==> flow/design.v <==
  module cfs_synch#(
    parameter DATA_WIDTH = 32
  ) (
    input                       clk,
    input     [DATA_WIDTH-1:0]  i,
    output reg[DATA_WIDTH-1:0]  o
  );
    always@(posedge clk) begin
      o <= i;
    end
  endmodule
  module cfs_edge_detect #(parameter bit EDGE = 1, parameter bit RESET_VAL = !EDGE)(
    input clk,
    input reset_n,
    input data,
    output reg detected
  );
    reg dly1_data;
    always@(posedge clk or negedge reset_n) begin
      if(reset_n == 0) begin
        dly1_data <= RESET_VAL;
      end
      else begin
        dly1_data <= data;
      end
    end
    assign detected = ((data == EDGE) & (dly1_data == !EDGE));
  endmodule
  module cfs_synch_fifo #(
     parameter DATA_WIDTH = 32,
     parameter FIFO_DEPTH = 8,
     parameter CDC        = 1,
    localparam CNT_WIDTH = $clog2(FIFO_DEPTH)
  ) (
    input                       reset_n,
    input                       push_clk,
    input                       push_valid,
    input[DATA_WIDTH-1:0]       push_data,
    output wire                 push_ready,
    output wire                 push_full,
    output wire                 push_empty,
    output reg[CNT_WIDTH:0]     push_fifo_lvl,
    input                       pop_clk,
    output wire                 pop_valid,
    output wire[DATA_WIDTH-1:0] pop_data,
    input                       pop_ready,
    output wire                 pop_full,
    output wire                 pop_empty,
    output reg[CNT_WIDTH:0]     pop_fifo_lvl
  );
    reg[DATA_WIDTH-1:0] fifo[0:FIFO_DEPTH-1];
    wire[CNT_WIDTH-1:0] rd_ptr_push;
    reg[CNT_WIDTH-1:0]  rd_ptr_pop;
    reg[CNT_WIDTH-1:0] next_wr_ptr_push;
    reg[CNT_WIDTH-1:0] next_rd_ptr_pop;
    reg[CNT_WIDTH-1:0] wr_ptr_push;
    wire[CNT_WIDTH-1:0] wr_ptr_pop;
    reg[CNT_WIDTH:0] push_fifo_lvl_dly;
    reg[CNT_WIDTH:0] pop_fifo_lvl_dly;
    always_comb begin
      if(wr_ptr_push == FIFO_DEPTH - 1) begin
        next_wr_ptr_push = 0;
      end
      else begin
        next_wr_ptr_push = wr_ptr_push + 1;
      end
    end
    always@(posedge push_clk or negedge reset_n) begin
      if(reset_n == 0) begin
        push_fifo_lvl_dly  <= 0;
      end
      else begin
        push_fifo_lvl_dly <= push_fifo_lvl;
      end
    end
    always@(posedge pop_clk or negedge reset_n) begin
      if(reset_n == 0) begin
        pop_fifo_lvl_dly  <= 0;
      end
      else begin
        pop_fifo_lvl_dly <= pop_fifo_lvl;
      end
    end
    assign push_empty = (push_fifo_lvl == 0);
    assign push_full  = (push_fifo_lvl == FIFO_DEPTH);
    always@(posedge push_clk or negedge reset_n) begin
      if(reset_n == 0) begin
        wr_ptr_push <= 0;
      end
      else begin
        if(push_valid & push_ready) begin
          fifo[wr_ptr_push] <= push_data;
          wr_ptr_push       <= next_wr_ptr_push;
        end
      end
    end
    assign push_ready = push_valid & !push_full;
    always_comb begin
      if(rd_ptr_pop == FIFO_DEPTH - 1) begin
        next_rd_ptr_pop = 0;
      end
      else begin
        next_rd_ptr_pop = rd_ptr_pop + 1;
      end
    end
    assign pop_empty = (pop_fifo_lvl == 0);
    assign pop_full  = (pop_fifo_lvl == FIFO_DEPTH);
    always@(posedge pop_clk or negedge reset_n) begin
      if(reset_n == 0) begin
        rd_ptr_pop <= 0;
      end
      else begin
        if(pop_valid & pop_ready) begin
          rd_ptr_pop <= next_rd_ptr_pop;
        end
      end
    end
    always_comb begin
      if(wr_ptr_push == rd_ptr_push) begin
        if(push_fifo_lvl_dly >= FIFO_DEPTH - 1) begin
          push_fifo_lvl = FIFO_DEPTH;
        end
        else begin
          push_fifo_lvl = 0;
        end
      end
      else if(wr_ptr_push > rd_ptr_push) begin
        push_fifo_lvl = wr_ptr_push - rd_ptr_push;
      end
      else begin
        push_fifo_lvl = FIFO_DEPTH - (rd_ptr_push - wr_ptr_push);
      end
    end
    always_comb begin
      if(wr_ptr_pop == rd_ptr_pop) begin
        if(pop_fifo_lvl_dly >= FIFO_DEPTH - 1) begin
          pop_fifo_lvl = FIFO_DEPTH;
        end
        else begin
          pop_fifo_lvl = 0;
        end
      end
      else if(wr_ptr_pop > rd_ptr_pop) begin
        pop_fifo_lvl = wr_ptr_pop - rd_ptr_pop;
      end
      else begin
        pop_fifo_lvl = FIFO_DEPTH - (rd_ptr_pop - wr_ptr_pop);
      end
    end
    assign pop_valid = !pop_empty;
    assign pop_data  = fifo[rd_ptr_pop];
    if(CDC == 1) begin
      cfs_synch#(CNT_WIDTH) synch_wr_ptr_push2pop(
        .clk(pop_clk),
        .i(wr_ptr_push),
        .o(wr_ptr_pop)
      );
      cfs_synch#(CNT_WIDTH) synch_rd_ptr_pop2push(
        .clk(push_clk),
        .i(rd_ptr_pop),
        .o(rd_ptr_push)
      );
    end
    else begin
       assign wr_ptr_pop  = wr_ptr_push;
       assign rd_ptr_push = rd_ptr_pop;
    end
  endmodule
  module cfs_rx_ctrl #(
    parameter ALGN_DATA_WIDTH       = 32,
    parameter STATUS_CNT_DROP_WIDTH = 8,
    localparam int unsigned ALGN_OFFSET_WIDTH = ALGN_DATA_WIDTH <= 8 ? 1 : $clog2(ALGN_DATA_WIDTH/8),
    localparam int unsigned ALGN_SIZE_WIDTH   = $clog2(ALGN_DATA_WIDTH/8)+1,
    localparam int unsigned FIFO_DATA_WIDTH   = ALGN_DATA_WIDTH + ALGN_OFFSET_WIDTH + ALGN_SIZE_WIDTH
  )(
    input                                  preset_n,
    input                                  pclk,
    input                                  clr_cnt_dop,
    output wire[STATUS_CNT_DROP_WIDTH-1:0] status_cnt_drop,
    input                                  md_rx_clk,
    input                                  md_rx_valid,
    input[ALGN_DATA_WIDTH-1:0]             md_rx_data,
    input[ALGN_OFFSET_WIDTH-1:0]           md_rx_offset,
    input[ALGN_SIZE_WIDTH-1:0]             md_rx_size,
    output wire                            md_rx_ready,
    output reg                             md_rx_err,
    output wire                            push_valid,
    output wire[FIFO_DATA_WIDTH-1:0]       push_data,
    input                                  push_ready,
    input                                  rx_fifo_full
    );
    localparam int unsigned DATA_MSB = ALGN_DATA_WIDTH-1;
    localparam int unsigned DATA_LSB = 0;
    localparam int unsigned OFFSET_MSB = ALGN_DATA_WIDTH+ALGN_OFFSET_WIDTH-1;
    localparam int unsigned OFFSET_LSB = ALGN_DATA_WIDTH;
    localparam int unsigned SIZE_MSB = ALGN_DATA_WIDTH+ALGN_OFFSET_WIDTH+ALGN_SIZE_WIDTH-1;
    localparam int unsigned SIZE_LSB = ALGN_DATA_WIDTH+ALGN_OFFSET_WIDTH;
    reg[STATUS_CNT_DROP_WIDTH-1:0] md_rx_clk_status_cnt_drop;
    cfs_synch#(STATUS_CNT_DROP_WIDTH) synch_status_cnt_drop(
      .clk(pclk),
      .i  (clr_cnt_dop ? {STATUS_CNT_DROP_WIDTH{1'b0}} : md_rx_clk_status_cnt_drop),
      .o  (status_cnt_drop)
    );
    always@(posedge md_rx_clk or negedge preset_n) begin
      if(!preset_n) begin
        md_rx_clk_status_cnt_drop <= 0;
      end
      else if(clr_cnt_dop) begin
        md_rx_clk_status_cnt_drop <= 0;
      end
      else begin
        if(md_rx_valid & md_rx_ready & md_rx_err) begin
          if(md_rx_clk_status_cnt_drop < (('h1 << STATUS_CNT_DROP_WIDTH) - 1)) begin
            md_rx_clk_status_cnt_drop <= md_rx_clk_status_cnt_drop + 1;
          end
        end
      end
    end
    wire[ALGN_SIZE_WIDTH:0]   md_rx_numer;
    wire[ALGN_SIZE_WIDTH-1:0] md_rx_rem;
    assign md_rx_numer = (ALGN_DATA_WIDTH / 8) + md_rx_offset;
    assign md_rx_rem   = md_rx_numer % md_rx_size;
    always_comb begin
      if(md_rx_valid == 1) begin
        if(md_rx_size == 0) begin
          md_rx_err = 1;
        end
        else if(md_rx_rem != 0) begin
          md_rx_err = 1;
        end
        else begin
          md_rx_err = 0;
        end
      end
      else begin
        md_rx_err = 0;
      end
    end
    assign md_rx_ready = (push_valid & push_ready) | md_rx_err;
    assign push_valid = md_rx_valid & !md_rx_err;
    assign push_data[SIZE_MSB  :SIZE_LSB]   = md_rx_size;
    assign push_data[OFFSET_MSB:OFFSET_LSB] = md_rx_offset;
    assign push_data[DATA_MSB  :DATA_LSB]   = md_rx_data;
  endmodule
  module cfs_tx_ctrl #(
    parameter ALGN_DATA_WIDTH = 32,
    localparam int unsigned ALGN_OFFSET_WIDTH = ALGN_DATA_WIDTH <= 8 ? 1 : $clog2(ALGN_DATA_WIDTH/8),
    localparam int unsigned ALGN_SIZE_WIDTH   = $clog2(ALGN_DATA_WIDTH/8)+1,
    localparam int unsigned FIFO_DATA_WIDTH   = ALGN_DATA_WIDTH + ALGN_OFFSET_WIDTH + ALGN_SIZE_WIDTH
  )(
    input                              pop_valid,
    input[FIFO_DATA_WIDTH-1:0]         pop_data,
    output wire                        pop_ready,
    output wire                        md_tx_valid,
    output wire[ALGN_DATA_WIDTH-1:0]   md_tx_data,
    output wire[ALGN_OFFSET_WIDTH-1:0] md_tx_offset,
    output wire[ALGN_SIZE_WIDTH-1:0]   md_tx_size,
    input                              md_tx_ready
    );
    localparam int unsigned DATA_MSB = ALGN_DATA_WIDTH-1;
    localparam int unsigned DATA_LSB = 0;
    localparam int unsigned OFFSET_MSB = ALGN_DATA_WIDTH+ALGN_OFFSET_WIDTH-1;
    localparam int unsigned OFFSET_LSB = ALGN_DATA_WIDTH;
    localparam int unsigned SIZE_MSB = ALGN_DATA_WIDTH+ALGN_OFFSET_WIDTH+ALGN_SIZE_WIDTH-1;
    localparam int unsigned SIZE_LSB = ALGN_DATA_WIDTH+ALGN_OFFSET_WIDTH;
    assign pop_ready    = pop_valid & md_tx_ready;
    assign md_tx_valid  = pop_valid;
    assign md_tx_data   = pop_data[DATA_MSB:DATA_LSB];
    assign md_tx_offset = pop_data[OFFSET_MSB:OFFSET_LSB];
    assign md_tx_size   = pop_data[SIZE_MSB:SIZE_LSB];
  endmodule
  module cfs_ctrl #(
    parameter ALGN_DATA_WIDTH = 32,
    localparam int unsigned ALGN_OFFSET_WIDTH = ALGN_DATA_WIDTH <= 8 ? 1 : $clog2(ALGN_DATA_WIDTH/8),
    localparam int unsigned ALGN_SIZE_WIDTH   = $clog2(ALGN_DATA_WIDTH/8)+1,
    localparam int unsigned FIFO_WIDTH        = ALGN_DATA_WIDTH + ALGN_OFFSET_WIDTH + ALGN_SIZE_WIDTH
  )(
    input                        reset_n,
    input                        clk,
    input                        pop_valid,
    input[FIFO_WIDTH-1:0]        pop_data,
    output reg                   pop_ready,
    output reg                   push_valid,
    output reg[FIFO_WIDTH-1:0]   push_data,
    input                        push_ready,
    input[ALGN_OFFSET_WIDTH-1:0] ctrl_offset,
    input[ALGN_SIZE_WIDTH-1:0]   ctrl_size
    );
    localparam int unsigned DATA_MSB = ALGN_DATA_WIDTH-1;
    localparam int unsigned DATA_LSB = 0;
    localparam int unsigned OFFSET_MSB = ALGN_DATA_WIDTH+ALGN_OFFSET_WIDTH-1;
    localparam int unsigned OFFSET_LSB = ALGN_DATA_WIDTH;
    localparam int unsigned SIZE_MSB = ALGN_DATA_WIDTH+ALGN_OFFSET_WIDTH+ALGN_SIZE_WIDTH-1;
    localparam int unsigned SIZE_LSB = ALGN_DATA_WIDTH+ALGN_OFFSET_WIDTH;
    reg[ALGN_OFFSET_WIDTH-1:0] unaligned_offset;
    reg[ALGN_SIZE_WIDTH-1:0] unaligned_size;
    reg[ALGN_DATA_WIDTH-1:0] unaligned_data;
    reg[ALGN_SIZE_WIDTH-1:0] unaligned_bytes_processed;
    reg[ALGN_SIZE_WIDTH-1:0] aligned_bytes_processed;
    always@(posedge clk or negedge reset_n) begin
      if(reset_n == 0) begin
        pop_ready                 <= 1;
        push_valid                <= 0;
        push_data                 <= 0;
        unaligned_offset          <= 0;
        unaligned_size            <= 0;
        unaligned_data            <= 0;
        unaligned_bytes_processed <= 0;
        aligned_bytes_processed   <= 0;
      end
      else begin
        if((push_valid == 1) & (push_ready == 0)) begin
          if(unaligned_bytes_processed >= unaligned_size) begin
            if((pop_valid == 1) && (pop_ready == 1)) begin
              pop_ready                 <= 0;
              unaligned_offset          <= pop_data[OFFSET_MSB:OFFSET_LSB];
              unaligned_size            <= pop_data[SIZE_MSB:SIZE_LSB];
              unaligned_data            <= pop_data[DATA_MSB:DATA_LSB];
              unaligned_bytes_processed <= 0;
            end
            else if((pop_valid == 1) && (pop_ready == 0)) begin
              pop_ready <= 1;
            end
            else begin
              pop_ready <= 1;
            end
          end
          else begin
            pop_ready <= 0;
          end
        end
        else if((push_valid == 1) & (push_ready == 1)) begin
          if(unaligned_bytes_processed >= unaligned_size) begin
            if((pop_valid == 1) && (pop_ready == 1)) begin
              if(pop_data[SIZE_MSB:SIZE_LSB] >= ctrl_size) begin
                push_valid                       <= 1;
                push_data[DATA_MSB:DATA_LSB]     <= ((('h1 << (ctrl_size * 8)) - 1) & (pop_data[DATA_MSB:DATA_LSB] >> (pop_data[OFFSET_MSB:OFFSET_LSB] * 8))) << (8 * ctrl_offset);
                push_data[SIZE_MSB:SIZE_LSB]     <= ctrl_size;
                push_data[OFFSET_MSB:OFFSET_LSB] <= ctrl_offset;
                unaligned_offset                 <= pop_data[OFFSET_MSB:OFFSET_LSB];
                unaligned_size                   <= pop_data[SIZE_MSB:SIZE_LSB];
                unaligned_data                   <= pop_data[DATA_MSB:DATA_LSB];
                unaligned_bytes_processed        <= ctrl_size;
                aligned_bytes_processed          <= 0;
                if(pop_data[SIZE_MSB:SIZE_LSB] > ctrl_size) begin
                  pop_ready <= 0;
                end
                else begin
                  pop_ready <= 1;
                end
              end
              else begin
                push_valid              <= 0;
                push_data               <= ((('h1 << (pop_data[SIZE_MSB:SIZE_LSB] * 8)) - 1) & (pop_data[DATA_MSB:DATA_LSB] >> (pop_data[OFFSET_MSB:OFFSET_LSB] * 8))) << (8 * ctrl_offset);
                aligned_bytes_processed <= pop_data[SIZE_MSB:SIZE_LSB];
              end
            end
            else if((pop_valid == 1) && (pop_ready == 0)) begin
              pop_ready               <= 1;
              push_valid              <= 0;
              push_data               <= 0;
              aligned_bytes_processed <= 0;
            end
            else begin
              pop_ready               <= 1;
              push_valid              <= 0;
              push_data               <= 0;
              aligned_bytes_processed <= 0;
            end
          end
          else begin
            if((unaligned_size - unaligned_bytes_processed) >= ctrl_size) begin
              push_valid                       <= 1;
              push_data[DATA_MSB:DATA_LSB]     <= ((('h1 << (ctrl_size * 8)) - 1) & (unaligned_data >> ((unaligned_offset + unaligned_bytes_processed) * 8))) << (8 * ctrl_offset);
              push_data[SIZE_MSB:SIZE_LSB]     <= ctrl_size;
              push_data[OFFSET_MSB:OFFSET_LSB] <= ctrl_offset;
              unaligned_bytes_processed        <= unaligned_bytes_processed + ctrl_size;
              aligned_bytes_processed          <= 0;
              if(unaligned_bytes_processed + ctrl_size >= unaligned_size) begin
                pop_ready <= 1;
              end
            end
            else begin
              push_valid                <= 0;
              push_data                 <= ((('h1 << ((unaligned_size - unaligned_bytes_processed) * 8)) - 1) & (unaligned_data >> ((unaligned_offset + unaligned_bytes_processed) * 8))) << (8 * ctrl_offset);
              unaligned_bytes_processed <= unaligned_size;
              aligned_bytes_processed   <= unaligned_size - unaligned_bytes_processed;
              pop_ready <= 1;
            end
          end
        end
        else begin
          if(unaligned_bytes_processed >= unaligned_size) begin
            if((pop_valid == 1) && (pop_ready == 1)) begin
              if(pop_data[SIZE_MSB:SIZE_LSB] >= (ctrl_size - aligned_bytes_processed)) begin
                push_valid                       <= 1;
                push_data[DATA_MSB:DATA_LSB]     <= push_data[DATA_MSB:DATA_LSB] | (((('h1 << ((ctrl_size - aligned_bytes_processed) * 8)) - 1) & (pop_data[DATA_MSB:DATA_LSB] >> (pop_data[OFFSET_MSB:OFFSET_LSB] * 8))) << (8 * (ctrl_offset + aligned_bytes_processed)));
                push_data[SIZE_MSB:SIZE_LSB]     <= ctrl_size;
                push_data[OFFSET_MSB:OFFSET_LSB] <= ctrl_offset;
                unaligned_offset                 <= pop_data[OFFSET_MSB:OFFSET_LSB];
                unaligned_size                   <= pop_data[SIZE_MSB:SIZE_LSB];
                unaligned_data                   <= pop_data[DATA_MSB:DATA_LSB];
                unaligned_bytes_processed        <= ctrl_size - aligned_bytes_processed;
                if(pop_data[SIZE_MSB:SIZE_LSB] == (ctrl_size - aligned_bytes_processed)) begin
                  pop_ready <= 1;
                end
                else begin
                  pop_ready <= 0;
                end
              end
              else begin
                push_valid                <= 0;
                push_data                 <= push_data | (((('h1 << (pop_data[SIZE_MSB:SIZE_LSB] * 8)) - 1) & (pop_data[DATA_MSB:DATA_LSB] >> (pop_data[OFFSET_MSB:OFFSET_LSB] * 8))) << (8 * (ctrl_offset + aligned_bytes_processed)));
                aligned_bytes_processed   <= aligned_bytes_processed + pop_data[SIZE_MSB:SIZE_LSB];
                unaligned_offset          <= pop_data[OFFSET_MSB:OFFSET_LSB];
                unaligned_size            <= pop_data[SIZE_MSB:SIZE_LSB];
                unaligned_data            <= pop_data[DATA_MSB:DATA_LSB];
                unaligned_bytes_processed <= pop_data[SIZE_MSB:SIZE_LSB];
                pop_ready                 <= 1;
              end
            end
            else if((pop_valid == 1) && (pop_ready == 0)) begin
              pop_ready <= 1;
            end
            else begin
              pop_ready <= 1;
            end
          end
          else begin
            if(unaligned_size - unaligned_bytes_processed >= (ctrl_size - aligned_bytes_processed)) begin
              push_valid                       <= 1;
              push_data[DATA_MSB:DATA_LSB]     <= push_data[DATA_MSB:DATA_LSB] | (((('h1 << ((ctrl_size - aligned_bytes_processed) * 8)) - 1) & (unaligned_data >> ((unaligned_offset + unaligned_bytes_processed) * 8))) << (8 * (ctrl_offset + aligned_bytes_processed)));
              push_data[SIZE_MSB:SIZE_LSB]     <= ctrl_size;
              push_data[OFFSET_MSB:OFFSET_LSB] <= ctrl_offset;
              unaligned_bytes_processed        <= unaligned_bytes_processed + ctrl_size - aligned_bytes_processed;
              if(unaligned_bytes_processed + ctrl_size - aligned_bytes_processed >= unaligned_size) begin
                pop_ready <= 1;
              end
              else begin
                pop_ready <= 0;
              end
            end
            else begin
              push_valid                <= 0;
              push_data                 <= push_data | (((('h1 << ((unaligned_size - unaligned_bytes_processed) * 8)) - 1) & (unaligned_data >> ((unaligned_offset + unaligned_bytes_processed) * 8))) << (8 * (ctrl_offset + aligned_bytes_processed)));
              aligned_bytes_processed   <= aligned_bytes_processed + (unaligned_size - unaligned_bytes_processed) ;
              unaligned_bytes_processed <= unaligned_size;
              pop_ready <= 1;
            end
          end
        end
      end
    end
  endmodule
  module cfs_regs#(
    parameter APB_ADDR_WIDTH        = 16,
    parameter ALGN_DATA_WIDTH       = 32,
    parameter STATUS_CNT_DROP_WIDTH = 8,
    parameter STATUS_RX_LVL_WIDTH   = 4,
    parameter STATUS_TX_LVL_WIDTH   = 4,
    localparam int unsigned APB_DATA_WIDTH  = 32,
    localparam int unsigned ALGN_OFFSET_WIDTH = ALGN_DATA_WIDTH <= 8 ? 1 : $clog2(ALGN_DATA_WIDTH/8),
    localparam int unsigned ALGN_SIZE_WIDTH   = $clog2(ALGN_DATA_WIDTH/8)+1) (
    input wire                            pclk,
    input wire                            presetn,
    input wire[APB_ADDR_WIDTH-1:0]        paddr,
    input wire                            pwrite,
    input wire                            psel,
    input wire                            penable,
    input wire[APB_DATA_WIDTH-1:0]        pwdata,
    output reg                            pready,
    output reg[APB_DATA_WIDTH-1:0]        prdata,
    output reg                            pslverr,
    output reg[ALGN_OFFSET_WIDTH-1:0]     ctrl_offset,
    output reg[ALGN_SIZE_WIDTH-1:0]       ctrl_size,
    output reg                            ctrl_clr,
    input wire[STATUS_CNT_DROP_WIDTH-1:0] status_cnt_drop,
    input wire[STATUS_RX_LVL_WIDTH-1:0]   status_rx_lvl,
    input wire[STATUS_TX_LVL_WIDTH-1:0]   status_tx_lvl,
    input wire                            rx_fifo_empty,
    input wire                            rx_fifo_full,
    input wire                            tx_fifo_empty,
    input wire                            tx_fifo_full,
    input wire                            max_drop,
    output wire                           irq
  );
    localparam ADDR_CTRL    = 'h0000;
    localparam ADDR_STATUS  = 'h000c;
    localparam ADDR_IRQEN   = 'h00f0;
    localparam ADDR_IRQ     = 'h00f4;
    localparam LSB_CTRL_SIZE   = 0;
    localparam LSB_CTRL_OFFSET = 8;
    localparam LSB_CTRL_CLR    = 16;
    localparam LSB_STATUS_CNT_DROP = 0;
    localparam LSB_STATUS_RX_LVL   = 8;
    localparam LSB_STATUS_TX_LVL   = 16;
    localparam LSB_IRQEN_RX_FIFO_EMPTY = 0;
    localparam LSB_IRQEN_RX_FIFO_FULL  = 1;
    localparam LSB_IRQEN_TX_FIFO_EMPTY = 2;
    localparam LSB_IRQEN_TX_FIFO_FULL  = 3;
    localparam LSB_IRQEN_MAX_DROP      = 4;
    localparam LSB_IRQ_RX_FIFO_EMPTY = LSB_IRQEN_RX_FIFO_EMPTY;
    localparam LSB_IRQ_RX_FIFO_FULL  = LSB_IRQEN_RX_FIFO_FULL;
    localparam LSB_IRQ_TX_FIFO_EMPTY = LSB_IRQEN_TX_FIFO_EMPTY;
    localparam LSB_IRQ_TX_FIFO_FULL  = LSB_IRQEN_TX_FIFO_FULL;
    localparam LSB_IRQ_MAX_DROP      = LSB_IRQEN_MAX_DROP;
    wire[APB_ADDR_WIDTH-1:0] addr_aligned;
    assign addr_aligned = {paddr[APB_ADDR_WIDTH-1:2], 2'b00};
    reg wr_ctrl_is_illegal;
    wire[ALGN_SIZE_WIDTH-1:0] ctrl_size_wr_val;
    assign ctrl_size_wr_val = pwdata[LSB_CTRL_SIZE + ALGN_SIZE_WIDTH - 1 : LSB_CTRL_SIZE];
    wire[ALGN_OFFSET_WIDTH-1:0] ctrl_offset_wr_val;
    assign ctrl_offset_wr_val = pwdata[LSB_CTRL_OFFSET + ALGN_OFFSET_WIDTH - 1 : LSB_CTRL_OFFSET];
    reg[APB_DATA_WIDTH-1:0] ctrl_rd_val;
    wire[ALGN_SIZE_WIDTH:0]   ctrl_wr_numer;
    wire[ALGN_SIZE_WIDTH-1:0] ctrl_wr_rem;
    assign ctrl_wr_numer = (ALGN_DATA_WIDTH / 8) + ctrl_offset_wr_val;
    assign ctrl_wr_rem   = ctrl_wr_numer % ctrl_size_wr_val;
    reg irqen_rx_fifo_empty;
    reg irqen_rx_fifo_full;
    reg irqen_tx_fifo_empty;
    reg irqen_tx_fifo_full;
    reg irqen_max_drop;
    reg irq_rx_fifo_empty;
    reg irq_rx_fifo_full;
    reg irq_tx_fifo_empty;
    reg irq_tx_fifo_full;
    reg irq_max_drop;
    always_comb begin
      ctrl_rd_val = 0;
      ctrl_rd_val[LSB_CTRL_SIZE   + ALGN_SIZE_WIDTH   - 1 : LSB_CTRL_SIZE]   = ctrl_size;
      ctrl_rd_val[LSB_CTRL_OFFSET + ALGN_OFFSET_WIDTH - 1 : LSB_CTRL_OFFSET] = ctrl_offset;
    end
    reg[APB_DATA_WIDTH-1:0] status_rd_val;
    always_comb begin
      status_rd_val = 0;
      status_rd_val[LSB_STATUS_CNT_DROP+ STATUS_CNT_DROP_WIDTH-1:LSB_STATUS_CNT_DROP] = status_cnt_drop;
      status_rd_val[LSB_STATUS_RX_LVL  + STATUS_RX_LVL_WIDTH-1  :LSB_STATUS_RX_LVL]   = status_rx_lvl;
      status_rd_val[LSB_STATUS_TX_LVL  + STATUS_TX_LVL_WIDTH-1  :LSB_STATUS_TX_LVL]   = status_tx_lvl;
    end
    reg[APB_DATA_WIDTH-1:0] irqen_rd_val;
    always_comb begin
      irqen_rd_val = 0;
      irqen_rd_val[LSB_IRQEN_RX_FIFO_EMPTY] = irqen_rx_fifo_empty;
      irqen_rd_val[LSB_IRQEN_RX_FIFO_FULL]  = irqen_rx_fifo_full;
      irqen_rd_val[LSB_IRQEN_TX_FIFO_EMPTY] = irqen_tx_fifo_empty;
      irqen_rd_val[LSB_IRQEN_TX_FIFO_FULL]  = irqen_tx_fifo_full;
      irqen_rd_val[LSB_IRQEN_MAX_DROP]      = irqen_max_drop;
    end
    reg[APB_DATA_WIDTH-1:0] irq_rd_val;
    always_comb begin
      irq_rd_val = 0;
      irq_rd_val[LSB_IRQEN_RX_FIFO_EMPTY] = irq_rx_fifo_empty;
      irq_rd_val[LSB_IRQEN_RX_FIFO_FULL]  = irq_rx_fifo_full;
      irq_rd_val[LSB_IRQEN_TX_FIFO_EMPTY] = irq_tx_fifo_empty;
      irq_rd_val[LSB_IRQEN_TX_FIFO_FULL]  = irq_tx_fifo_full;
      irq_rd_val[LSB_IRQEN_MAX_DROP]      = irq_max_drop;
    end
    wire edge_rx_fifo_empty;
    wire edge_rx_fifo_full;
    wire edge_tx_fifo_empty;
    wire edge_tx_fifo_full;
    wire edge_max_drop;
    cfs_edge_detect #(.EDGE(1), .RESET_VAL(1)) edge_detect_rx_fifo_empty(.clk(pclk), .reset_n(presetn), .data(rx_fifo_empty), .detected(edge_rx_fifo_empty));
    cfs_edge_detect #(.EDGE(1), .RESET_VAL(0)) edge_detect_rx_fifo_full( .clk(pclk), .reset_n(presetn), .data(rx_fifo_full),  .detected(edge_rx_fifo_full));
    cfs_edge_detect #(.EDGE(1), .RESET_VAL(1)) edge_detect_tx_fifo_empty(.clk(pclk), .reset_n(presetn), .data(tx_fifo_empty), .detected(edge_tx_fifo_empty));
    cfs_edge_detect #(.EDGE(1), .RESET_VAL(0)) edge_detect_tx_fifo_full( .clk(pclk), .reset_n(presetn), .data(tx_fifo_full),  .detected(edge_tx_fifo_full));
    cfs_edge_detect #(.EDGE(1), .RESET_VAL(0)) edge_detect_max_drop(     .clk(pclk), .reset_n(presetn), .data(max_drop),      .detected(edge_max_drop));
    assign irq = 
      (edge_rx_fifo_empty & irqen_rx_fifo_empty) | 
      (edge_rx_fifo_full  & irqen_rx_fifo_full)  | 
      (edge_tx_fifo_empty & irqen_tx_fifo_empty) | 
      (edge_tx_fifo_full  & irqen_tx_fifo_full) | 
      (edge_max_drop      & irqen_max_drop);
    always@(posedge pclk or negedge presetn) begin
      if(presetn == 0) begin
        ctrl_offset <= 0;
        ctrl_size   <= 1;
        irqen_rx_fifo_empty <= 0;
        irqen_rx_fifo_full  <= 0;
        irqen_tx_fifo_empty <= 0;
        irqen_tx_fifo_full  <= 0;
        irqen_max_drop      <= 0;
        irq_rx_fifo_empty <= 0;
        irq_rx_fifo_full  <= 0;
        irq_tx_fifo_empty <= 0;
        irq_tx_fifo_full  <= 0;
        irq_max_drop      <= 0;
        wr_ctrl_is_illegal <= 0;
        ctrl_clr           <= 0;
        pready             <= 0;
        pslverr            <= 0;
        prdata             <= 0;
      end
      else begin
        ctrl_clr <= 0;
        if(psel == 1 && penable == 1) begin
          if(pready == 0) begin
            case(addr_aligned) 
              ADDR_CTRL : begin
                if(pwrite) begin
                  if(wr_ctrl_is_illegal == 0) begin
                    if(ctrl_size_wr_val == 0) begin
                      wr_ctrl_is_illegal <= 1;
                      pready             <= 0;
                      pslverr            <= 0;
                    end
                    else if(ctrl_wr_rem != 0) begin
                      wr_ctrl_is_illegal <= 1;
                      pready             <= 0;
                      pslverr            <= 0;
                    end
                    else if(ctrl_offset_wr_val + ctrl_size_wr_val > (ALGN_DATA_WIDTH / 8)) begin
                      wr_ctrl_is_illegal <= 1;
                      pready             <= 0;
                      pslverr            <= 0;
                    end
                    else begin
                      wr_ctrl_is_illegal <= 0;
                      pready             <= 1;
                      pslverr            <= 0;
                      ctrl_size          <= ctrl_size_wr_val;
                      ctrl_offset        <= ctrl_offset_wr_val;
                      ctrl_clr           <= pwdata[LSB_CTRL_CLR];
                    end
                  end
                  else begin
                    wr_ctrl_is_illegal <= 0;
                    pready             <= 1;
                    pslverr            <= 1;
                  end
                end
                else begin
                  prdata <= ctrl_rd_val;
                  pready <= 1;
                end
              end
              ADDR_STATUS : begin
                if(pwrite) begin
                  pready  <= 1;
                  pslverr <= 1;
                  prdata  <= 0;
                end
                else begin
                  pready  <= 1;
                  pslverr <= 0;
                  prdata  <= status_rd_val;
                end
              end
              ADDR_IRQEN : begin
                if(pwrite) begin
                  pready  <= 1;
                  pslverr <= 0;
                  irqen_rx_fifo_empty <= pwdata[LSB_IRQEN_RX_FIFO_EMPTY];
                  irqen_rx_fifo_full  <= pwdata[LSB_IRQEN_RX_FIFO_FULL];
                  irqen_tx_fifo_empty <= pwdata[LSB_IRQEN_TX_FIFO_EMPTY];
                  irqen_tx_fifo_full  <= pwdata[LSB_IRQEN_TX_FIFO_FULL];
                  irqen_max_drop      <= pwdata[LSB_IRQEN_MAX_DROP];
                end
                else begin
                  pready  <= 1;
                  pslverr <= 0;
                  prdata  <= irqen_rd_val;
                end
              end
              ADDR_IRQ : begin
                if(pwrite) begin
                  pready  <= 1;
                  pslverr <= 0;
                  irq_rx_fifo_empty <= irq_rx_fifo_empty & !pwdata[LSB_IRQEN_RX_FIFO_EMPTY];
                  irq_rx_fifo_full  <= irq_rx_fifo_full  & !pwdata[LSB_IRQEN_RX_FIFO_FULL];
                  irq_tx_fifo_empty <= irq_tx_fifo_empty & !pwdata[LSB_IRQEN_TX_FIFO_EMPTY];
                  irq_tx_fifo_full  <= irq_tx_fifo_full  & !pwdata[LSB_IRQEN_TX_FIFO_FULL];
                  irq_max_drop      <= irq_max_drop      & !pwdata[LSB_IRQEN_MAX_DROP];
                end
                else begin
                  pready  <= 1;
                  pslverr <= 0;
                  prdata  <= irq_rd_val;
                end
              end
              default : begin
                pready  <= 1;
                pslverr <= 1;
                prdata  <= 0;
              end
            endcase
          end
          else begin
            pready  <= 0;
            pslverr <= 0;
            prdata  <= 0;
          end
        end
        else begin
          pready  <= 0;
          pslverr <= 0;
          prdata  <= 0;
        end
        if(edge_rx_fifo_empty) begin
          irq_rx_fifo_empty <= 1;
        end
        if(edge_rx_fifo_full) begin
          irq_rx_fifo_full <= 1;
        end
        if(edge_tx_fifo_empty) begin
          irq_tx_fifo_empty <= 1;
        end
        if(edge_tx_fifo_full) begin
          irq_tx_fifo_full <= 1;
        end
        if(edge_max_drop) begin
          irq_max_drop <= 1;
        end
      end
    end
  endmodule
  module cfs_aligner_core#(
    parameter APB_ADDR_WIDTH  = 16,
    parameter ALGN_DATA_WIDTH = 32,
    parameter FIFO_DEPTH      = 8,
     parameter CDC_RX_TO_REG  = 1,
     parameter CDC_REG_TO_TX  = 1,
    localparam int unsigned STATUS_CNT_DROP_WIDTH = 8,
    localparam int unsigned APB_DATA_WIDTH  = 32,
    localparam int unsigned ALGN_OFFSET_WIDTH = ALGN_DATA_WIDTH <= 8 ? 1 : $clog2(ALGN_DATA_WIDTH/8),
    localparam int unsigned ALGN_SIZE_WIDTH   = $clog2(ALGN_DATA_WIDTH/8)+1
  ) (
    input wire pclk,
    input wire preset_n,
    input wire[APB_ADDR_WIDTH-1:0]    paddr,
    input wire                        pwrite,
    input wire                        psel,
    input wire                        penable,
    input wire[APB_DATA_WIDTH-1:0]    pwdata,
    output wire                       pready,
    output reg[APB_DATA_WIDTH-1:0]    prdata,
    output reg                        pslverr,
    input                             md_rx_clk,
    input                             md_rx_valid,
    input[ALGN_DATA_WIDTH-1:0]        md_rx_data,
    input[ALGN_OFFSET_WIDTH-1:0]      md_rx_offset,
    input[ALGN_SIZE_WIDTH-1:0]        md_rx_size,
    output reg                        md_rx_ready,
    output reg                        md_rx_err,
    input                             md_tx_clk,
    output reg                        md_tx_valid,
    output reg[ALGN_DATA_WIDTH-1:0]   md_tx_data,
    output reg[ALGN_OFFSET_WIDTH-1:0] md_tx_offset,
    output reg[ALGN_SIZE_WIDTH-1:0]   md_tx_size,
    input                             md_tx_ready,
    input                             md_tx_err,
    output wire                       irq
  );
    localparam int unsigned FIFO_WIDTH        = ALGN_DATA_WIDTH + ALGN_OFFSET_WIDTH + ALGN_SIZE_WIDTH;
    localparam int unsigned FIFO_LVL_WIDTH    = $clog2(FIFO_DEPTH) + 1;
    wire[STATUS_CNT_DROP_WIDTH-1:0] rx_ctrl_2_regs_status_cnt_drop;
    wire                            regs_2_rx_ctrl_ctrl_clr;
    wire                            rx_ctrl_2_rx_fifo_push_valid;
    wire[FIFO_WIDTH-1:0]            rx_ctrl_2_rx_fifo_push_data;
    wire                            rx_fifo_2_rx_ctrl_push_ready;
    wire                            rx_fifo_2_rx_ctrl_push_full;
    wire                            rx_fifo_2_regs_fifo_full;
    wire                            rx_fifo_2_regs_fifo_empty;
    wire[FIFO_LVL_WIDTH-1:0]        rx_fifo_2_regs_fifo_lvl;
    wire[FIFO_LVL_WIDTH-1:0]        tx_fifo_2_regs_fifo_lvl;
    wire                            tx_fifo_2_regs_fifo_empty;
    wire                            tx_fifo_2_regs_fifo_full;
    wire                            tx_fifo_2_tx_ctrl_pop_valid;
    wire[FIFO_WIDTH-1:0]            tx_fifo_2_tx_ctrl_pop_data;
    wire                            tx_fifo_2_tx_ctrl_pop_ready;
    wire                            rx_fifo_2_ctrl_pop_valid;
    wire[FIFO_WIDTH-1:0]            rx_fifo_2_ctrl_pop_data;
    wire                            rx_fifo_2_ctrl_pop_ready;
    wire                            ctrl_2_tx_fifo_push_valid;
    wire[FIFO_WIDTH-1:0]            ctrl_2_tx_fifo_push_data;
    wire                            ctrl_2_tx_fifo_push_ready;
    wire[ALGN_OFFSET_WIDTH-1:0]     regs_2_ctrl_ctrl_offset;
    wire[ALGN_SIZE_WIDTH-1:0]       regs_2_ctrl_ctrl_size;
    cfs_rx_ctrl #(
      .ALGN_DATA_WIDTH      (ALGN_DATA_WIDTH),
      .STATUS_CNT_DROP_WIDTH(STATUS_CNT_DROP_WIDTH)
    ) rx_ctrl (
      .preset_n       (preset_n),
      .pclk           (pclk),
      .status_cnt_drop(rx_ctrl_2_regs_status_cnt_drop),
      .clr_cnt_dop    (regs_2_rx_ctrl_ctrl_clr),
      .md_rx_clk      (md_rx_clk),
      .md_rx_valid    (md_rx_valid),
      .md_rx_data     (md_rx_data),
      .md_rx_offset   (md_rx_offset),
      .md_rx_size     (md_rx_size),
      .md_rx_ready    (md_rx_ready),
      .md_rx_err      (md_rx_err),
      .push_valid     (rx_ctrl_2_rx_fifo_push_valid),
      .push_data      (rx_ctrl_2_rx_fifo_push_data),
      .push_ready     (rx_fifo_2_rx_ctrl_push_ready),
      .rx_fifo_full   (rx_fifo_2_rx_ctrl_push_full)
    );
    cfs_synch_fifo #(
      .DATA_WIDTH(FIFO_WIDTH),
      .FIFO_DEPTH(FIFO_DEPTH),
      .CDC(       CDC_RX_TO_REG)) rx_fifo (
      .reset_n      (preset_n),
      .push_clk     (md_rx_clk),
      .push_valid   (rx_ctrl_2_rx_fifo_push_valid),
      .push_data    (rx_ctrl_2_rx_fifo_push_data),
      .push_ready   (rx_fifo_2_rx_ctrl_push_ready),
      .push_full    (rx_fifo_2_rx_ctrl_push_full),
      .push_empty   (),
      .push_fifo_lvl(),
      .pop_clk      (pclk),
      .pop_valid    (rx_fifo_2_ctrl_pop_valid),
      .pop_data     (rx_fifo_2_ctrl_pop_data),
      .pop_ready    (rx_fifo_2_ctrl_pop_ready),
      .pop_full     (rx_fifo_2_regs_fifo_full),
      .pop_empty    (rx_fifo_2_regs_fifo_empty),
      .pop_fifo_lvl (rx_fifo_2_regs_fifo_lvl)
    );
    cfs_synch_fifo #(
      .DATA_WIDTH(FIFO_WIDTH),
      .FIFO_DEPTH(FIFO_DEPTH),
      .CDC(       CDC_REG_TO_TX)) tx_fifo (
      .reset_n   (preset_n),
      .push_clk  (pclk),
      .push_valid(ctrl_2_tx_fifo_push_valid),
      .push_data (ctrl_2_tx_fifo_push_data),
      .push_ready(ctrl_2_tx_fifo_push_ready),
      .push_full (tx_fifo_2_regs_fifo_full),
      .push_empty(tx_fifo_2_regs_fifo_empty),
      .push_fifo_lvl(tx_fifo_2_regs_fifo_lvl),
      .pop_clk   (md_tx_clk),
      .pop_valid (tx_fifo_2_tx_ctrl_pop_valid),
      .pop_data  (tx_fifo_2_tx_ctrl_pop_data),
      .pop_ready (tx_fifo_2_tx_ctrl_pop_ready),
      .pop_full  (),
      .pop_empty (),
      .pop_fifo_lvl ()
    );
    cfs_tx_ctrl #(
      .ALGN_DATA_WIDTH(ALGN_DATA_WIDTH)
    ) tx_ctrl (
      .pop_valid   (tx_fifo_2_tx_ctrl_pop_valid),
      .pop_data    (tx_fifo_2_tx_ctrl_pop_data),
      .pop_ready   (tx_fifo_2_tx_ctrl_pop_ready),
      .md_tx_valid (md_tx_valid),
      .md_tx_data  (md_tx_data),
      .md_tx_offset(md_tx_offset),
      .md_tx_size  (md_tx_size),
      .md_tx_ready (md_tx_ready)
    );
    cfs_ctrl #(
      .ALGN_DATA_WIDTH(ALGN_DATA_WIDTH)
    ) ctrl(
      .reset_n    (preset_n),
      .clk        (pclk),
      .pop_valid  (rx_fifo_2_ctrl_pop_valid),
      .pop_data   (rx_fifo_2_ctrl_pop_data),
      .pop_ready  (rx_fifo_2_ctrl_pop_ready),
      .push_valid (ctrl_2_tx_fifo_push_valid),
      .push_data  (ctrl_2_tx_fifo_push_data),
      .push_ready (ctrl_2_tx_fifo_push_ready),
      .ctrl_offset(regs_2_ctrl_ctrl_offset),
      .ctrl_size  (regs_2_ctrl_ctrl_size)
      );
    cfs_regs#(
      .APB_ADDR_WIDTH       (APB_ADDR_WIDTH),
      .STATUS_CNT_DROP_WIDTH(STATUS_CNT_DROP_WIDTH),
      .ALGN_DATA_WIDTH      (ALGN_DATA_WIDTH)) regs (
      .pclk           (pclk),
      .presetn        (preset_n),
      .paddr          (paddr),
      .pwrite         (pwrite),
      .psel           (psel),
      .penable        (penable),
      .pwdata         (pwdata),
      .pready         (pready),
      .prdata         (prdata),
      .pslverr        (pslverr),
      .ctrl_offset    (regs_2_ctrl_ctrl_offset),
      .ctrl_size      (regs_2_ctrl_ctrl_size),
      .ctrl_clr       (regs_2_rx_ctrl_ctrl_clr),
      .status_cnt_drop(rx_ctrl_2_regs_status_cnt_drop),
      .status_rx_lvl  (rx_fifo_2_regs_fifo_lvl),
      .status_tx_lvl  (tx_fifo_2_regs_fifo_lvl),
      .rx_fifo_empty  (rx_fifo_2_regs_fifo_empty),
      .rx_fifo_full   (rx_fifo_2_regs_fifo_full),
      .tx_fifo_empty  (tx_fifo_2_regs_fifo_empty),
      .tx_fifo_full   (tx_fifo_2_regs_fifo_full),
      .max_drop       (rx_ctrl_2_regs_status_cnt_drop == (('h1 << STATUS_CNT_DROP_WIDTH) - 1)),
      .irq            (irq)
    );
  endmodule
  module cfs_aligner#(
    parameter ALGN_DATA_WIDTH = 32,
    parameter FIFO_DEPTH      = 8,
    localparam int unsigned APB_ADDR_WIDTH    = 16,
    localparam int unsigned APB_DATA_WIDTH    = 32,
    localparam int unsigned ALGN_OFFSET_WIDTH = ALGN_DATA_WIDTH <= 8 ? 1 : $clog2(ALGN_DATA_WIDTH/8),
    localparam int unsigned ALGN_SIZE_WIDTH   = $clog2(ALGN_DATA_WIDTH/8)+1
  ) (
    input wire clk,
    input wire reset_n,
    input wire[APB_ADDR_WIDTH-1:0]    paddr,
    input wire                        pwrite,
    input wire                        psel,
    input wire                        penable,
    input wire[APB_DATA_WIDTH-1:0]    pwdata,
    output wire                       pready,
    output reg[APB_DATA_WIDTH-1:0]    prdata,
    output reg                        pslverr,
    input                             md_rx_valid,
    input[ALGN_DATA_WIDTH-1:0]        md_rx_data,
    input[ALGN_OFFSET_WIDTH-1:0]      md_rx_offset,
    input[ALGN_SIZE_WIDTH-1:0]        md_rx_size,
    output reg                        md_rx_ready,
    output reg                        md_rx_err,
    output reg                        md_tx_valid,
    output reg[ALGN_DATA_WIDTH-1:0]   md_tx_data,
    output reg[ALGN_OFFSET_WIDTH-1:0] md_tx_offset,
    output reg[ALGN_SIZE_WIDTH-1:0]   md_tx_size,
    input                             md_tx_ready,
    input                             md_tx_err,
    output reg                        irq
  );
    localparam int unsigned STATUS_CNT_DROP_WIDTH = 8;
    cfs_aligner_core#(
      .APB_ADDR_WIDTH( APB_ADDR_WIDTH),
      .ALGN_DATA_WIDTH(ALGN_DATA_WIDTH),
      .FIFO_DEPTH(     FIFO_DEPTH),
      .CDC_RX_TO_REG(  0),
      .CDC_REG_TO_TX(  0)) core (
      .pclk        (clk),
      .preset_n    (reset_n),
      .paddr       (paddr),
      .pwrite      (pwrite),
      .psel        (psel),
      .penable     (penable),
      .pwdata      (pwdata),
      .pready      (pready),
      .prdata      (prdata),
      .pslverr     (pslverr),
      .md_rx_clk   (clk),
      .md_rx_valid (md_rx_valid),
      .md_rx_data  (md_rx_data),
      .md_rx_offset(md_rx_offset),
      .md_rx_size  (md_rx_size),
      .md_rx_ready (md_rx_ready),
      .md_rx_err   (md_rx_err),
      .md_tx_clk   (clk),
      .md_tx_valid (md_tx_valid),
      .md_tx_data  (md_tx_data),
      .md_tx_offset(md_tx_offset),
      .md_tx_size  (md_tx_size),
      .md_tx_ready (md_tx_ready),
      .md_tx_err   (md_tx_err),
      .irq         (irq)
    );
  endmodule
# Reports on cfs_aligner
# Tool output for the design above before and after an edit, in the order of the flow.
# Lines under "orig" count in the file above, lines under "edited" in the edited file.
# "delta": "edited" minus "orig" as printed here. "change_rel_pct": 100 x difference / "orig".
# Operators carry their Yosys type and port widths (W data, S select, Z words).
inputs:
  top: "cfs_aligner"
  clk_port: "clk"
  library: "sky130hd"
  corner: "tt_025C_1v80"

# Edit of the RTL
# The edit as a unified diff against the file above.
# The edit is scripted: it alters the design's behaviour and was not made to optimise anything.
# begin of diff
@@ -818,4 +818,7 @@
       .pop_fifo_lvl (rx_fifo_2_regs_fifo_lvl)
     );
+    wire ctrl_2_tx_fifo_push_ready_m, ctrl_2_tx_fifo_push_ready_s;
+    wire tx_fifo_2_regs_fifo_empty_m, tx_fifo_2_regs_fifo_empty_s;
+    wire tx_fifo_2_regs_fifo_full_m, tx_fifo_2_regs_fifo_full_s;
     cfs_synch_fifo #(
       .DATA_WIDTH(FIFO_WIDTH),
@@ -826,7 +829,7 @@
       .push_valid(ctrl_2_tx_fifo_push_valid),
       .push_data (ctrl_2_tx_fifo_push_data),
-      .push_ready(ctrl_2_tx_fifo_push_ready),
-      .push_full (tx_fifo_2_regs_fifo_full),
-      .push_empty(tx_fifo_2_regs_fifo_empty),
+      .push_ready(ctrl_2_tx_fifo_push_ready_m),
+      .push_full (tx_fifo_2_regs_fifo_full_m),
+      .push_empty(tx_fifo_2_regs_fifo_empty_m),
       .push_fifo_lvl(tx_fifo_2_regs_fifo_lvl),
       .pop_clk   (md_tx_clk),
@@ -838,4 +841,12 @@
       .pop_fifo_lvl ()
     );
+    cfs_synch_fifo #( .DATA_WIDTH(FIFO_WIDTH), .FIFO_DEPTH(FIFO_DEPTH), .CDC(       CDC_REG_TO_TX)) tx_fifo_b (
+        .reset_n(preset_n), .push_clk(pclk), .push_valid(ctrl_2_tx_fifo_push_valid),
+        .push_data(ctrl_2_tx_fifo_push_data), .push_ready(ctrl_2_tx_fifo_push_ready_s),
+        .push_full(tx_fifo_2_regs_fifo_full_s), .push_empty(tx_fifo_2_regs_fifo_empty_s),
+        .pop_clk(md_tx_clk), .pop_ready(~tx_fifo_2_tx_ctrl_pop_ready));
+    assign ctrl_2_tx_fifo_push_ready = ctrl_2_tx_fifo_push_ready_m ^ ctrl_2_tx_fifo_push_ready_s;
+    assign tx_fifo_2_regs_fifo_empty = tx_fifo_2_regs_fifo_empty_m ^ tx_fifo_2_regs_fifo_empty_s;
+    assign tx_fifo_2_regs_fifo_full = tx_fifo_2_regs_fifo_full_m ^ tx_fifo_2_regs_fifo_full_s;
     cfs_tx_ctrl #(
       .ALGN_DATA_WIDTH(ALGN_DATA_WIDTH)
# end of diff

# Elaborated design
# Yosys after proc, flatten, opt, wreduce and memory -nomap, before mapping. Print and check cells are not counted.
classes:
  columns: ["element", "orig", "edited", "delta", "change_rel_pct"]
  rows:
  - ["add_sub_neg", 28, 33, 5, 17.86]
  - ["n_div", 2, 2, 0, 0.00]
  - ["n_cmp", 16, 19, 3, 18.75]
  - ["eq_ne", 59, 63, 4, 6.78]
  - ["n_shift", 16, 16, 0, 0.00]
  - ["mux", 174, 181, 7, 4.02]
  - ["n_logic", 53, 61, 8, 15.09]
  - ["reduce_logical", 73, 77, 4, 5.48]
op_table:
  columns: ["op", "orig", "edited", "delta", "change_rel_pct"]
  rows:
  - ["$mux W4", 10, 15, 5, 50.00]
  - ["$and A1 B1 Y1", 26, 30, 4, 15.38]
  - ["$xor A1 B1 Y1", 0, 3, 3, null]
  - ["$mux W3", 41, 43, 2, 4.88]
  - ["$eq A3 B3 Y1 const B", 16, 18, 2, 12.50]
  - ["$logic_not A1 Y1", 10, 12, 2, 20.00]
  - ["$sub A3 B3 Y4", 6, 8, 2, 33.33]
  - ["$add A3 B1 Y3 const B", 4, 6, 2, 50.00]
  - ["$ge A4 B3 Y1 const B", 4, 6, 2, 50.00]
  - ["$logic_not A4 Y1", 3, 5, 2, 66.67]
  - ["$ne A3 B2 Y1 const B", 2, 4, 2, 100.00]
  - ["$not A1 Y1", 12, 13, 1, 8.33]
  - ["$eq A3 B3 Y1", 3, 4, 1, 33.33]
  - ["$eq A4 B4 Y1 const B", 3, 4, 1, 33.33]
  - ["$gt A3 B3 Y1", 3, 4, 1, 33.33]
  - ["$ne A3 B3 Y1 const B", 3, 2, -1, -33.33]
  - ["$ne A5 B5 Y1 const B", 2, 1, -1, -50.00]
  - ["$sub A4 B4 Y4 const A", 2, 3, 1, 50.00]
  - ["$ne A3 B1 Y1 const B", 1, 0, -1, -100.00]
  - ["$ne A5 B3 Y1 const B", 0, 1, 1, null]
# Operator kinds equal on both sides are left out: 54.
word_totals:
  columns: ["element", "orig", "edited", "delta", "change_rel_pct"]
  rows:
  - ["register_bits", 774, 788, 14, 1.81]
  - ["in_bits", 93, 93, 0, 0.00]
  - ["output_inout_bits", 75, 75, 0, 0.00]

# Depth
# Depth = most cells in a row (Yosys ltp): at word level without a register or memory, in the mapped netlist without a sequential cell, where the memories' decode and read muxes count.
logic_depth:
  columns: ["element", "orig", "edited", "delta", "change_rel_pct"]
  rows:
  - ["depth_word", 15, 15, 0, 0.00]
  - ["ABC_AREA", "0", "0", null, null]
  - ["depth_mapped", 25, 27, 2, 8.00]

# After synthesis
# Source: synth_stat.txt of the flow (Yosys; design flattened, memories mapped). It holds for the ABC_AREA given above (unset counts as 0); a run with the other value may have another netlist.
types:
  columns: ["cell_type", "orig", "edited", "delta", "change_rel_pct"]
  rows:
  - ["sky130_fd_sc_hd__nor3_1", 81, 48, -33, -40.74]
  - ["sky130_fd_sc_hd__a222oi_1", 51, 82, 31, 60.78]
  - ["sky130_fd_sc_hd__nor2_1", 161, 185, 24, 14.91]
  - ["sky130_fd_sc_hd__o21ai_1", 30, 7, -23, -76.67]
  - ["sky130_fd_sc_hd__o21ai_0", 125, 145, 20, 16.00]
  - ["sky130_fd_sc_hd__a21oi_1", 80, 100, 20, 25.00]
  - ["sky130_fd_sc_hd__a22o_1", 51, 34, -17, -33.33]
  - ["sky130_fd_sc_hd__mux2_2", 139, 123, -16, -11.51]
  - ["sky130_fd_sc_hd__nand3_1", 53, 69, 16, 30.19]
  - ["sky130_fd_sc_hd__and3_1", 35, 19, -16, -45.71]
  - ["sky130_fd_sc_hd__nand2_1", 262, 277, 15, 5.73]
  - ["sky130_fd_sc_hd__a31oi_1", 37, 23, -14, -37.84]
  - ["sky130_fd_sc_hd__clkbuf_1", 103, 116, 13, 12.62]
  - ["sky130_fd_sc_hd__dfrtp_1", 148, 159, 11, 7.43]
  - ["sky130_fd_sc_hd__o211ai_1", 32, 22, -10, -31.25]
  - ["sky130_fd_sc_hd__nand4_1", 11, 21, 10, 90.91]
  - ["sky130_fd_sc_hd__o22ai_1", 28, 19, -9, -32.14]
  - ["sky130_fd_sc_hd__a211oi_1", 18, 27, 9, 50.00]
# Cell types equal on both sides are left out: 13.
# The list need not be complete.
mapped:
  columns: ["element", "orig", "edited", "delta", "change_rel_pct"]
  rows:
  - ["cells", 2805, 2892, 87, 3.10]
  - ["mapped_area_um2", 35486.5, 36303.6, 817.1, 2.30]
  - ["sequential_area_um2", 21745.9, 22021.1, 275.2, 1.27]
  - ["ff_cells", 752, 763, 11, 1.46]
# The figures by module come from a second, unflattened synthesis with its own total; it is not the netlist above.
hier_totals:
  columns: ["element", "orig", "edited", "delta", "change_rel_pct"]
  rows:
  - ["cells_unflattened", 2589, 3278, 689, 26.61]
  - ["area_unflattened_um2", 34718.3, 46819.9, 12101.6, 34.86]
# Rows give one instance, submodules left out.
by_module_orig:
  columns: ["module", "n_inst", "cells", "mod_area_um2", "seq_area_um2"]
  rows:
  - ["cfs_synch_fifo", 2, 685, 11890.2, 9238.9]
  - ["cfs_ctrl (ALGN_DATA_WIDTH=32)", 1, 815, 6894.1, 2053.2]
  - ["cfs_regs", 1, 204, 2202.1, 877.1]
  - ["cfs_rx_ctrl", 1, 140, 1177.4, 200.2]
  - ["cfs_tx_ctrl (ALGN_DATA_WIDTH=32)", 1, 39, 291.5, 0.0]
  - ["cfs_synch (DATA_WIDTH=8)", 1, 8, 160.2, 160.2]
  - ["cfs_edge_detect", 3, 2, 38.8, 25.0]
  - ["cfs_edge_detect", 2, 2, 40.0, 26.3]
  - ["cfs_aligner_core", 1, 3, 16.3, 0.0]
  - ["cfs_aligner", 1, 0, 0.0, 0.0]
by_module_edited:
  columns: ["module", "n_inst", "cells", "mod_area_um2", "seq_area_um2"]
  rows:
  - ["cfs_synch_fifo", 3, 685, 11890.2, 9238.9]
  - ["cfs_ctrl (ALGN_DATA_WIDTH=32)", 1, 815, 7075.5, 2053.2]
  - ["cfs_regs", 1, 204, 2202.1, 877.1]
  - ["cfs_rx_ctrl", 1, 140, 1177.4, 200.2]
  - ["cfs_tx_ctrl (ALGN_DATA_WIDTH=32)", 1, 39, 291.5, 0.0]
  - ["cfs_synch (DATA_WIDTH=8)", 1, 8, 160.2, 160.2]
  - ["cfs_edge_detect", 3, 2, 38.8, 25.0]
  - ["cfs_edge_detect", 2, 2, 40.0, 26.3]
  - ["cfs_aligner_core", 1, 7, 46.3, 0.0]
  - ["cfs_aligner", 1, 0, 0.0, 0.0]

# Timing after synthesis
# Path of least setup slack by OpenSTA after synthesis, without wires, with an ideal clock, recovery checks aside; 20% of the period is set as input and as output delay. Where synthesis merged equal registers, the netlist keeps one of their names.
synth_timing:
  columns: ["element", "orig", "edited", "delta", "change_rel_pct"]
  rows:
  - ["path_type", "input to output", "input to output", null, null]
  - ["start", "input md_rx_size[1]", "input md_rx_size[1]", null, null]
  - ["end", "output md_rx_ready", "output md_rx_ready", null, null]
  - ["clock_period_ns", 10.0, 10.0, 0.0, 0.00]
  - ["t_arrival_ns", 4.930, 5.034, 0.104, 2.11]
  - ["required_time_ns", 8.000, 8.000, 0.000, 0.00]
  - ["slack_ns", 3.070, 2.966, -0.104, null]
  - ["delay_ns", 2.930, 3.034, 0.104, 3.55]
  - ["driving_pins", 13, 18, 5, 38.46]
  - ["n_path_buf", 0, 0, 0, null]
  - ["synth_period_reached_ns", 6.93, 7.034, 0.104, 1.50]
# "delay_ns" = arrival - input delay + setup time.
# A path that ends at an output port has no setup time.
# "driving_pins": output pins that drive a net of the path, with the launching flip-flop's if there is one; two outputs of one cell count as two.
# "synth_period_reached_ns" = period - worst setup slack (recovery checks aside). The figure is calculated, with input and output delays left at 20% of the set period.
# The rows between start and end are the longest chain of elaborated cells between them; the timing report does not say that the signal goes this way. Where chains are equally long, one stands for them.
# Each line given opens the expression or statement behind the cell; cells for indexed reads and writes are added by Yosys, which also makes memories of some case tables.
synth_via_orig:
  path_cell_list: "sky130_fd_sc_hd__nor2_1 -> sky130_fd_sc_hd__nand2_1 -> sky130_fd_sc_hd__ha_1 -> sky130_fd_sc_hd__o21a_1 -> sky130_fd_sc_hd__o21ai_0 -> sky130_fd_sc_hd__nor2b_1 -> sky130_fd_sc_hd__mux2_2 -> sky130_fd_sc_hd__ha_1 -> sky130_fd_sc_hd__a21boi_0 -> sky130_fd_sc_hd__a311o_1 -> sky130_fd_sc_hd__o41ai_1 -> sky130_fd_sc_hd__a21oi_1 -> sky130_fd_sc_hd__nand2b_1"
  elab_chain_cells: 10
  cells_between: 11
  classes_between: "div: 1; mux: 3; logic: 4; reduce/logical: 3"
synth_rtl_orig:
  columns: ["element", "line", "source"]
  rows:
  - ["start, declared", 915, "input[ALGN_SIZE_WIDTH-1:0]        md_rx_size,"]
  - ["$mod A4 B3 Y4", 222, "assign md_rx_rem   = md_rx_numer % md_rx_size;"]
  - ["$reduce_bool A3 Y1", 228, "else if(md_rx_rem != 0) begin"]
  - ["$mux W1", 228, null]
  - ["$mux W1", 225, "if(md_rx_size == 0) begin"]
  - ["$mux W1", 224, "if(md_rx_valid == 1) begin"]
  - ["$logic_not A1 Y1", 240, "assign push_valid = md_rx_valid & !md_rx_err;"]
  - ["$and A1 B1 Y1", 240, null]
  - ["$and A1 B1 Y1", 97, "assign push_ready = push_valid & !push_full;"]
  - ["$and A1 B1 Y1", 239, "assign md_rx_ready = (push_valid & push_ready) | md_rx_err;"]
  - ["$or A1 B1 Y1", 239, null]
  - ["end, declared", 916, "output reg                        md_rx_ready,"]
# Nets of the timed path that keep an RTL name, with a line that drives or declares them; the list need not be complete.
synth_named_nets_orig:
  columns: ["net", "line"]
  rows:
  - ["md_rx_err", 224]
synth_via_edited:
  path_cell_list: "sky130_fd_sc_hd__inv_1 -> sky130_fd_sc_hd__ha_1 -> sky130_fd_sc_hd__o211ai_1 -> sky130_fd_sc_hd__ha_1 -> sky130_fd_sc_hd__o21a_1 -> sky130_fd_sc_hd__o21a_1 -> sky130_fd_sc_hd__nor2_1 -> sky130_fd_sc_hd__mux2i_1 -> sky130_fd_sc_hd__inv_1 -> sky130_fd_sc_hd__fa_1 -> sky130_fd_sc_hd__a21bo_2 -> sky130_fd_sc_hd__a21oi_1 -> sky130_fd_sc_hd__o21ai_0 -> sky130_fd_sc_hd__nand4_1 -> sky130_fd_sc_hd__o41ai_1 -> sky130_fd_sc_hd__o31ai_1 -> sky130_fd_sc_hd__and2_1 -> sky130_fd_sc_hd__nand2b_1"
  elab_chain_cells: 10
  cells_between: 11
  classes_between: "div: 1; mux: 3; logic: 4; reduce/logical: 3"
synth_rtl_edited:
  columns: ["element", "line", "source"]
  rows:
  - ["start, declared", 926, "input[ALGN_SIZE_WIDTH-1:0]        md_rx_size,"]
  - ["$mod A4 B3 Y4", 222, "assign md_rx_rem   = md_rx_numer % md_rx_size;"]
  - ["$reduce_bool A3 Y1", 228, "else if(md_rx_rem != 0) begin"]
  - ["$mux W1", 228, null]
  - ["$mux W1", 225, "if(md_rx_size == 0) begin"]
  - ["$mux W1", 224, "if(md_rx_valid == 1) begin"]
  - ["$logic_not A1 Y1", 240, "assign push_valid = md_rx_valid & !md_rx_err;"]
  - ["$and A1 B1 Y1", 240, null]
  - ["$and A1 B1 Y1", 97, "assign push_ready = push_valid & !push_full;"]
  - ["$and A1 B1 Y1", 239, "assign md_rx_ready = (push_valid & push_ready) | md_rx_err;"]
  - ["$or A1 B1 Y1", 239, null]
  - ["end, declared", 927, "output reg                        md_rx_ready,"]
synth_named_nets_edited:
  columns: ["net", "line"]
  rows:
  - ["md_rx_err", 224]

# Worst path after layout
# From the final timing report of each run of set A: the path of least setup slack in the routed layout; clock arrival at registers is part of the times.
layout_timing:
  columns: ["element", "orig", "edited", "delta", "change_rel_pct"]
  rows:
  - ["path_type", "input to output", "input to output", null, null]
  - ["start", "input md_rx_size[1]", "input md_rx_size[1]", null, null]
  - ["end", "output md_rx_ready", "output md_rx_ready", null, null]
  - ["clock_period_ns", 10.0, 10.0, 0.0, 0.00]
  - ["t_arrival_ns", 6.53, 6.91, 0.38, 5.82]
  - ["required_time_ns", 8.00, 8.00, 0.00, 0.00]
  - ["slack_ns", 1.47, 1.09, -0.38, null]
  - ["driving_pins", 15, 20, 5, 33.33]
  - ["n_path_buf", 2, 2, 0, 0.00]
# The rows between start and end are the longest chain of elaborated cells between them; the timing report does not say that the signal goes this way. Where chains are equally long, one stands for them.
layout_via_orig:
  path_cell_list: "sky130_fd_sc_hd__clkdlybuf4s50_1 -> sky130_fd_sc_hd__nor2_1 -> sky130_fd_sc_hd__nand2_1 -> sky130_fd_sc_hd__ha_1 -> sky130_fd_sc_hd__o21a_1 -> sky130_fd_sc_hd__o21ai_0 -> sky130_fd_sc_hd__nor2b_1 -> sky130_fd_sc_hd__mux2_2 -> sky130_fd_sc_hd__ha_1 -> sky130_fd_sc_hd__a21boi_0 -> sky130_fd_sc_hd__a311o_1 -> sky130_fd_sc_hd__o41ai_1 -> sky130_fd_sc_hd__a21oi_1 -> sky130_fd_sc_hd__nand2b_1 -> sky130_fd_sc_hd__clkdlybuf4s50_1"
  elab_chain_cells: 10
  cells_between: 11
  classes_between: "div: 1; mux: 3; logic: 4; reduce/logical: 3"
layout_rtl_orig:
  columns: ["element", "line", "source"]
  rows:
  - ["start, declared", 915, "input[ALGN_SIZE_WIDTH-1:0]        md_rx_size,"]
  - ["$mod A4 B3 Y4", 222, "assign md_rx_rem   = md_rx_numer % md_rx_size;"]
  - ["$reduce_bool A3 Y1", 228, "else if(md_rx_rem != 0) begin"]
  - ["$mux W1", 228, null]
  - ["$mux W1", 225, "if(md_rx_size == 0) begin"]
  - ["$mux W1", 224, "if(md_rx_valid == 1) begin"]
  - ["$logic_not A1 Y1", 240, "assign push_valid = md_rx_valid & !md_rx_err;"]
  - ["$and A1 B1 Y1", 240, null]
  - ["$and A1 B1 Y1", 97, "assign push_ready = push_valid & !push_full;"]
  - ["$and A1 B1 Y1", 239, "assign md_rx_ready = (push_valid & push_ready) | md_rx_err;"]
  - ["$or A1 B1 Y1", 239, null]
  - ["end, declared", 916, "output reg                        md_rx_ready,"]
layout_via_edited:
  path_cell_list: "sky130_fd_sc_hd__clkdlybuf4s50_1 -> sky130_fd_sc_hd__inv_1 -> sky130_fd_sc_hd__ha_1 -> sky130_fd_sc_hd__o211ai_1 -> sky130_fd_sc_hd__ha_1 -> sky130_fd_sc_hd__o21a_1 -> sky130_fd_sc_hd__o21a_1 -> sky130_fd_sc_hd__nor2_1 -> sky130_fd_sc_hd__mux2i_1 -> sky130_fd_sc_hd__inv_1 -> sky130_fd_sc_hd__fa_1 -> sky130_fd_sc_hd__a21bo_2 -> sky130_fd_sc_hd__a21oi_1 -> sky130_fd_sc_hd__o21ai_0 -> sky130_fd_sc_hd__nand4_1 -> sky130_fd_sc_hd__o41ai_1 -> sky130_fd_sc_hd__o31ai_1 -> sky130_fd_sc_hd__and2_1 -> sky130_fd_sc_hd__nand2b_1 -> sky130_fd_sc_hd__clkdlybuf4s50_1"
  elab_chain_cells: 10
  cells_between: 11
  classes_between: "div: 1; mux: 3; logic: 4; reduce/logical: 3"
layout_rtl_edited:
  columns: ["element", "line", "source"]
  rows:
  - ["start, declared", 926, "input[ALGN_SIZE_WIDTH-1:0]        md_rx_size,"]
  - ["$mod A4 B3 Y4", 222, "assign md_rx_rem   = md_rx_numer % md_rx_size;"]
  - ["$reduce_bool A3 Y1", 228, "else if(md_rx_rem != 0) begin"]
  - ["$mux W1", 228, null]
  - ["$mux W1", 225, "if(md_rx_size == 0) begin"]
  - ["$mux W1", 224, "if(md_rx_valid == 1) begin"]
  - ["$logic_not A1 Y1", 240, "assign push_valid = md_rx_valid & !md_rx_err;"]
  - ["$and A1 B1 Y1", 240, null]
  - ["$and A1 B1 Y1", 97, "assign push_ready = push_valid & !push_full;"]
  - ["$and A1 B1 Y1", 239, "assign md_rx_ready = (push_valid & push_ready) | md_rx_err;"]
  - ["$or A1 B1 Y1", 239, null]
  - ["end, declared", 927, "output reg                        md_rx_ready,"]

# Flow runs
# Runs of the flow (Yosys, OpenROAD) on both versions; the two runs of a pair have the same settings. The constraints put input and output delay at 20% of the set period each and load the outputs with 0.01 pF.
flow_settings_set_A:
  CORE_UTILIZATION: 40
  period_ns: 10.0
  CAP_MARGIN: 20
  CORE_MARGIN: 2
  SLEW_MARGIN: 20
measured_set_A:
  columns: ["element", "orig", "edited", "delta", "change_rel_pct"]
  rows:
  - ["synth_area_um2", 35486.5, 36303.6, 817.1, 2.30]
  - ["dieArea_um2", 91113.4, 93183.7, 2070.3, 2.27]
  - ["final_stdcell_area_um2", 40775.4, 41571.1, 795.7, 1.95]
  - ["layout_utilization_pct", 46.3, 46.2, -0.1, null]
  - ["ws_setup_ns", 1.469, 1.089, -0.380, null]
  - ["timing.setup.tns_ns", 0.000, 0.000, 0.000, null]
  - ["hold_worst_slack_ns", 0.467, 0.485, 0.018, null]
  - ["achievedPeriod_ns", 8.531, 8.911, 0.380, 4.45]
flow_settings_set_B:
  CAP_MARGIN: 10
  CORE_ASPECT_RATIO: 0.52
  CORE_MARGIN: 9
  CORE_UTILIZATION: 64
  CTS_CLUSTER_SIZE: 57
  MAX_ROUTING_LAYER: "met5"
  PLACE_DENSITY_LB_ADDON: 0.02
  SETUP_SLACK_MARGIN: 0.49
  TNS_END_PERCENT: 75
  period_ns: 6.78
  SLEW_MARGIN: 20
measured_set_B:
  columns: ["element", "orig", "edited", "delta", "change_rel_pct"]
  rows:
  - ["synth_area_um2", 35486.5, 36303.6, 817.1, 2.30]
  - ["dieArea_um2", 64704.6, 66084.4, 1379.8, 2.13]
  - ["final_stdcell_area_um2", 40062.2, 41039.4, 977.2, 2.44]
  - ["layout_utilization_pct", 74.0, 73.8, -0.2, null]
  - ["ws_setup_ns", 0.758, 0.528, -0.230, null]
  - ["timing.setup.tns_ns", 0.000, 0.000, 0.000, null]
  - ["hold_worst_slack_ns", 0.489, 0.474, -0.015, null]
  - ["achievedPeriod_ns", 6.022, 6.252, 0.230, 3.82]
# "achievedPeriod_ns" is the run's clock period less its worst setup slack. It is reckoned from that one timing run; input and output delays stay at 20% of the period that was set.
